==> flow/design.v <==
module PE (
	in_a,
	in_b,
	out_c
);
input	[15:0] in_a;  
input	[15:0] in_b;  
output	[9:0] out_c;
wire    [7:0] psum_l0[3:0];  
wire    [8:0] psum_l1[1:0];
assign psum_l0[0] = in_a[ 3: 0] * in_b[ 3: 0];   
assign psum_l0[1] = in_a[ 7: 4] * in_b[ 7: 4];
assign psum_l0[2] = in_a[11: 8] * in_b[11: 8];
assign psum_l0[3] = in_a[15:12] * in_b[15:12];
assign psum_l1[0] = psum_l0[0] + psum_l0[1];     
assign psum_l1[1] = psum_l0[2] + psum_l0[3];
assign out_c = psum_l1[0] + psum_l1[1];          
endmodule
module Bitblade (
	mode,
	in_a,
	in_b,
    out_c
);
input	mode;
input   [63:0] in_a;
input   [63:0] in_b;
output  [17:0] out_c;
wire    [15:0] pe_in_a[3:0];
wire    [15:0] pe_in_b[3:0];
wire    [ 9:0] pe_out_c[3:0];
wire	[31:0] aw, ax, ay, az;
wire	[31:0] bw, bx, by, bz;
assign aw = {in_a[60+4-1:60], in_a[52+4-1:52], in_a[44+4-1:44], in_a[36+4-1:36]};
assign ax = {in_a[56+4-1:56], in_a[48+4-1:48], in_a[40+4-1:40], in_a[32+4-1:32]};
assign ay = {in_a[28+4-1:28], in_a[20+4-1:20], in_a[12+4-1:12], in_a[ 4+4-1: 4]};
assign az = {in_a[24+4-1:24], in_a[16+4-1:16], in_a[ 8+4-1: 8], in_a[ 0+4-1: 0]};
assign bw = {in_b[60+4-1:60], in_b[52+4-1:52], in_b[44+4-1:44], in_b[36+4-1:36]};
assign bx = {in_b[56+4-1:56], in_b[48+4-1:48], in_b[40+4-1:40], in_b[32+4-1:32]};
assign by = {in_b[28+4-1:28], in_b[20+4-1:20], in_b[12+4-1:12], in_b[ 4+4-1: 4]};
assign bz = {in_b[24+4-1:24], in_b[16+4-1:16], in_b[ 8+4-1: 8], in_b[ 0+4-1: 0]};
assign pe_in_a[0] = (mode) ? aw : ay;
assign pe_in_a[1] = (mode) ? ax : az;
assign pe_in_a[2] = ay;
assign pe_in_a[3] = az;
assign pe_in_b[0] = (mode) ? bw : by;
assign pe_in_b[1] = (mode) ? bx : by;
assign pe_in_b[2] = (mode) ? by : bz;
assign pe_in_b[3] = bz;
PE pe0( .in_a(pe_in_a[0]), .in_b(pe_in_b[0]), .out_c(pe_out_c[0]));
PE pe1( .in_a(pe_in_a[1]), .in_b(pe_in_b[1]), .out_c(pe_out_c[1]));
PE pe2( .in_a(pe_in_a[2]), .in_b(pe_in_b[2]), .out_c(pe_out_c[2]));
PE pe3( .in_a(pe_in_a[3]), .in_b(pe_in_b[3]), .out_c(pe_out_c[3]));
assign out_c = (pe_out_c[0] << (mode ? 0 : 8)) + (pe_out_c[1] << (mode ? 0 : 4)) + (pe_out_c[2] << (mode ? 0 : 4)) + (pe_out_c[3] << (mode ? 0 : 0));
endmodule
module Cfu (
  input               cmd_valid,
  output              cmd_ready,
  input      [9:0]    cmd_payload_function_id,
  input      [31:0]   cmd_payload_inputs_0,
  input      [31:0]   cmd_payload_inputs_1,
  output reg          rsp_valid,
  input               rsp_ready,
  output reg [31:0]   rsp_payload_outputs_0,
  input               reset,
  input               clk
);
wire  [2:0] opcode;
wire  is_setting_mode, is_resetting_acc, is_accumlating, is_loading_upper;
reg         mode;  
reg   [31:0] upper_bitblade_in_a;
reg   [31:0] upper_bitblade_in_b;
wire  [63:0] bitblade_in_a;
wire  [63:0] bitblade_in_b;
wire  [31:0] bitblade_out_c;
assign opcode = cmd_payload_function_id[2:0];
assign is_setting_mode =  (cmd_valid) && (opcode == 0);
assign is_resetting_acc = (cmd_valid) && (opcode == 1);
assign is_loading_upper = (cmd_valid) && (opcode == 2);
assign is_accumlating =   (cmd_valid) && (opcode == 3);
always @(posedge clk) begin
  if (reset)
    mode <= 0;  
  else if (is_setting_mode)
    mode <= cmd_payload_function_id[3];
end
assign cmd_ready = ~rsp_valid;
always @(posedge clk) begin
  if (reset)          rsp_valid <= 1'b0;
  else if (rsp_valid) rsp_valid <= ~rsp_ready;   
  else if (cmd_valid) rsp_valid <= 1'b1;         
end
always @(posedge clk) begin
  if (reset)
    rsp_payload_outputs_0 <= 32'b0;
  else if (is_resetting_acc)
    rsp_payload_outputs_0 <= 32'b0;
  else if (is_accumlating)
    rsp_payload_outputs_0 <= rsp_payload_outputs_0 + bitblade_out_c;
end
always @(posedge clk) begin
  if (reset)                  upper_bitblade_in_a <= 0;
  else if (is_loading_upper)  upper_bitblade_in_a <= cmd_payload_inputs_0;
end
always @(posedge clk) begin
  if (reset)                  upper_bitblade_in_b <= 0;
  else if (is_loading_upper)  upper_bitblade_in_b <= cmd_payload_inputs_1;
end
assign bitblade_in_a = {upper_bitblade_in_a, cmd_payload_inputs_0};
assign bitblade_in_b = {upper_bitblade_in_b, cmd_payload_inputs_1};
Bitblade bitblade(
  .mode(mode),
  .in_a(bitblade_in_a),
  .in_b(bitblade_in_b),
  .out_c(bitblade_out_c)
);
endmodule
Step by step through the tools: Cfu

The steps from the RTL of Cfu to its reports follow in flow order.
Line numbers count from 1 in the design file above.
Operators carry their Yosys type and port widths (W data, S select, Z words).
Library cell names are shortened.
Not given: --

Top module: Cfu
Clock: clk
Cell library: sky130hd
Timing corner: tt_025C_1v80

Elaborated design

Counts by Yosys on the flattened word-level netlist (proc, flatten, opt, wreduce; memories kept). Register bits leave out memories and registers merged into their read ports (data or address); mux counts leave out enables and synchronous resets folded into registers. Print and check cells are left out. Cells with the same type and inputs are merged into one.

Add/subtract/negate cells: 16
$mul: 16
Equality and inequality tests: 3
Shift operators: 3
Muxes and demuxes: 9
Bitwise logic cells: 2
Reduce/logical cells: 6

Operators with widths:

| kind                 | count |
| $mul A4 B4 Y8        | 16 |
| $shl A10 B32 Y18     | 3 |
| $mux W16             | 5 |
| $add A8 B8 Y9        | 8 |
| $add A9 B9 Y10       | 4 |
| $add A18 B18 Y18     | 2 |
| $add A32 B18 Y32     | 1 |
| $add A18 B10 Y18     | 1 |
| $eq A3 B2 Y1 const B | 2 |
| $logic_and A1 B1 Y1  | 4 |
| $mux W4              | 1 |
| $eq A3 B1 Y1 const B | 1 |
| $logic_not A3 Y1     | 1 |
| $mux W3              | 1 |
| $not A1 Y1           | 2 |
| $reduce_or A2 Y1     | 1 |
| $mux W1              | 2 |

Register bits after elaboration: 98
Bits of input ports: 78
Output and inout port bits: 34
Word-level cells: 60

Longest topological paths

Depth = most cells in a row (Yosys ltp): at word level without a register or memory, in the mapped netlist without a sequential cell, where the memories' decode and read muxes count.

Depth after elaboration: 9
ABC_AREA: 1
Depth in mapped cells: 57
Gate-level depth less buffers: 55

Mapped cells and area

Source: synth_stat.txt of the flow (Yosys; design flattened, memories mapped). It holds for the ABC_AREA given above (unset counts as 0); a run with the other value may have another netlist.

Cells in the netlist: 2,309
Synthesis area: 0.0166347 mm²
Area of sequential cells: 0.0019619 mm²
Flip-flop cells: 98
Buffers: 48

Cell types:

| type     | count | total area (µm²) |
| fa_1     | 223   | 4.46E+03 |
| nand2_1  | 695   | 2.61E+03 |
| ha_1     | 206   | 2.58E+03 |
| inv_1    | 538   | 2.02E+03 |
| dfxtp_1  | 98    | 1.96E+03 |
| a21oi_1  | 97    | 485.466 |
| nor2_1   | 127   | 476.707 |
| nand3_1  | 68    | 340.326 |
| xor2_1   | 27    | 236.477 |
| o21ai_0  | 44    | 220.211 |
| a211oi_1 | 19    | 142.637 |
| or2_2    | 21    | 131.376 |
| buf_2    | 26    | 130.125 |
| mux2i_1  | 12    | 120.115 |
| o21bai_1 | 11    | 82.579 |
| nand3_2  | 7     | 70.067 |
| xnor2_1  | 8     | 70.067 |
| clkbuf_1 | 18    | 67.565 |

Not listed: further types 24, cells in them 64.

Worst setup path after synthesis

Path of least setup slack by OpenSTA after synthesis, without wires, with an ideal clock, recovery checks aside; 20% of the period is set as input and as output delay. Where synthesis merged equal registers, the netlist keeps one of their names.

Kind: input to register
Start: in cmd_payload_inputs_1[6]
End: reg rsp_payload_outputs_0[14]
Period: 13.5 ns
External input delay: 2.700 ns
Setup time: 0.114 ns
Launch time at the first pin: 2.700 ns
Arrival: 11.997 ns
Required time: 13.386 ns
Slack: 1.390 ns
Delay of the path: 9.411 ns
Stages: 46
Path buffers: 0
Synthesis period reached: 12.11 ns

"delay of the path" = arrival - input delay + setup time.
"stages": output pins that drive a net of the path, with the launching flip-flop's if there is one; two outputs of one cell count as two.
"synthesis period reached" is the clock period less the worst setup slack; recovery checks do not enter. This is arithmetic on one report: input and output delays are still those of the set period (20% each).
Between the ends stands the longest chain of elaborated cells between them, by number of cells; it is not shown to be the way that was timed. Of several equally long chains one is given.
Each line given opens the expression or statement behind the cell; cells for indexed reads and writes are added by Yosys, which also makes memories of some case tables.
A register here has more assigning lines than the two given.

Path through: or2_2 -> o21ai_1 -> inv_1 -> nand2_1 -> fa_1 -> fa_1 -> inv_1 -> fa_1 -> fa_1 -> fa_1 -> fa_1 -> ha_1 -> nand2_1 -> nand2_1 -> nand2_1 -> nand2_1 -> nand2_1 -> nand2_1 -> (+10 left out) -> a21o_1 -> nand2_1 -> nand3_1 -> nand2_1 -> nor2_1 -> nor2_1 -> xor2_1 -> inv_1 -> ha_1 -> nand2_2 -> nor2_1 -> nand2_1 -> a21oi_1 -> nor2_1 -> nand2_1 -> nand2_1 -> o21bai_1 -> inv_1
Length of the longest elaborated chain: 9
Elaborated cells between the ends (all ways): 19
Source lines of those cells: 8
Those cells by class: add/sub: 10; mul: 3; shift: 3; mux: 3

Ends and longest elaborated chain, post-synthesis:

| what                | line | source |
| start: declaration  | 61   | `input      [31:0]   cmd_payload_inputs_1,` |
| $mux W16            | 46   | `assign pe_in_b[0] = (mode) ? bw : by;` |
| $mul A4 B4 Y8       | 11   | `assign psum_l0[0] = in_a[ 3: 0] * in_b[ 3: 0];` |
| $add A8 B8 Y9       | 15   | `assign psum_l1[0] = psum_l0[0] + psum_l0[1];` |
| $add A9 B9 Y10      | 17   | `assign out_c = psum_l1[0] + psum_l1[1];` |
| $shl A10 B32 Y18    | 54   | `assign out_c = (pe_out_c[0] << (mode ? 0 : 8)) + (pe_out_c[1] << (mode ? 0 : 4)) + (pe_out_c[2] << (mode ? 0 : ...` |
| $add A18 B18 Y18 x2 | 54   |  |
| $add A18 B10 Y18    | 54   |  |
| $add A32 B18 Y32    | 99   | `rsp_payload_outputs_0 <= rsp_payload_outputs_0 + bitblade_out_c;` |
| end: assignment     | 97   | `rsp_payload_outputs_0 <= 32'b0;` |
| end: assignment     | 99   |  |
| end: declaration    | 64   | `output reg [31:0]   rsp_payload_outputs_0,` |

Timing after layout

Path of least setup slack in the final report of stored run 1 (OpenROAD, finished layout, wires in). Where an end is a register, its clock arrival counts in the times.

Kind: input to register
Start: in cmd_payload_inputs_1[25]
End: reg rsp_payload_outputs_0[28]
Period: 13.5 ns
External input delay: 2.70 ns
Setup time: 0.06 ns
Launch time at the first pin: 2.70 ns
Arrival: 12.62 ns
Required time: 13.82 ns
Slack: 1.20 ns
Stages: 44
Path buffers: 3

Between the ends stands the longest chain of elaborated cells between them, by number of cells; it is not shown to be the way that was timed. Of several equally long chains one is given.
A register here has more assigning lines than the two given.

Path through: buf_2 -> mux2i_4 -> buf_12 -> or2_4 -> fa_1 -> fa_1 -> inv_2 -> fa_2 -> fa_2 -> fa_2 -> fa_1 -> ha_4 -> nand2_1 -> nand3_2 -> buf_4 -> a21oi_4 -> xor2_4 -> o21ai_1 -> (+8 left out) -> ha_4 -> nand2_1 -> nor2_2 -> nand2_2 -> nand3_4 -> nand2_4 -> nand2_4 -> xor2_2 -> ha_4 -> a21oi_4 -> inv_1 -> nor2_2 -> nand2_1 -> nand2_1 -> nand3_4 -> nand3_1 -> nand2_1 -> nor2_1
Length of the longest elaborated chain: 8
Elaborated cells between the ends (all ways): 11
Source lines of those cells: 6
Those cells by class: add/sub: 7; mul: 2; shift: 1; mux: 1

Ends and longest elaborated chain, after layout:

| what               | line | source |
| start: declaration | 61   | `input      [31:0]   cmd_payload_inputs_1,` |
| $mux W16           | 48   | `assign pe_in_b[2] = (mode) ? by : bz;` |
| $mul A4 B4 Y8      | 14   | `assign psum_l0[3] = in_a[15:12] * in_b[15:12];` |
| $add A8 B8 Y9      | 16   | `assign psum_l1[1] = psum_l0[2] + psum_l0[3];` |
| $add A9 B9 Y10     | 17   | `assign out_c = psum_l1[0] + psum_l1[1];` |
| $shl A10 B32 Y18   | 54   | `assign out_c = (pe_out_c[0] << (mode ? 0 : 8)) + (pe_out_c[1] << (mode ? 0 : 4)) + (pe_out_c[2] << (mode ? 0 : ...` |
| $add A18 B18 Y18   | 54   |  |
| $add A18 B10 Y18   | 54   |  |
| $add A32 B18 Y32   | 99   | `rsp_payload_outputs_0 <= rsp_payload_outputs_0 + bitblade_out_c;` |
| end: assignment    | 97   | `rsp_payload_outputs_0 <= 32'b0;` |
| end: assignment    | 99   |  |
| end: declaration   | 64   | `output reg [31:0]   rsp_payload_outputs_0,` |

Subject: flow runs of Cfu

Hi,

Measured data: module Cfu, platform sky130hd, 3 stored runs of the flow under differing settings, order arbitrary. Input and output delays are each 20% of the period that was set; the output load is 0.01 pF.
"clock period achieved": clock period set for the run, less the worst setup slack. It is reckoned from that one timing run; input and output delays stay at 20% of the period that was set.
By "critical path time" is meant the share of the clock period that the worst setup path is allowed (20% is reserved at inputs, 20% at outputs), minus its slack. Clock arrival times at its registers enter into it.
A setting shown as . is not set for that run.

| item                                      | stored run 1      | stored run 2      | stored run 3      |
| ABC_AREA                                  | 1                 | .                 | .                 |
| CAP_MARGIN                                | 30                | 25                | 20                |
| CELL_PAD_IN_SITES_GLOBAL_PLACEMENT        | 1                 | 2                 | .                 |
| CORE_UTILIZATION                          | 56                | 40                | 19                |
| GPL_ROUTABILITY_DRIVEN                    | 0                 | 0                 | 0                 |
| GPL_TIMING_DRIVEN                         | 0                 | 0                 | .                 |
| HOLD_SLACK_MARGIN                         | 0.03              | 0.17              | .                 |
| MAX_ROUTING_LAYER                         | met5              | met5              | met5              |
| SETUP_SLACK_MARGIN                        | 1.01              | 3.81              | -0.16             |
| TNS_END_PERCENT                           | 20                | 30                | .                 |
| period_ns                                 | 13.5              | 15.6              | 8.71              |
| CORE_MARGIN                               | 2                 | 6                 | 6                 |
| SLEW_MARGIN                               | 20                | 15                | 40                |
| CORE_ASPECT_RATIO                         | .                 | 1.94              | .                 |
| CTS_CLUSTER_DIAMETER                      | .                 | 107               | .                 |
| CTS_CLUSTER_SIZE                          | .                 | 75                | 45                |
| MIN_ROUTING_LAYER                         | .                 | .                 | met1              |
| chip area in the Yosys report (mm²)       | 0.0166347         | 0.0160354         | 0.0160354         |
| die footprint (mm²)                       | 0.0310993         | 0.0453038         | 0.0915123         |
| post-layout utilization (%)               | 67.9              | 48.9              | 27.4              |
| worst setup slack after layout (ns)       | 1.197             | 1.790             | -3.306            |
| sum of negative setup slack (ns)          | 0.000             | 0.000             | -80.269           |
| worst hold slack in the final report (ns) | 0.466             | 0.481             | 0.480             |
| clock period achieved (ns)                | 12.303            | 13.810            | 12.016            |
| critical path time (ns)                   | 9.60              | 10.69             | 10.27             |
| kind of the worst setup path              | input to register | input to register | input to register |

Regards
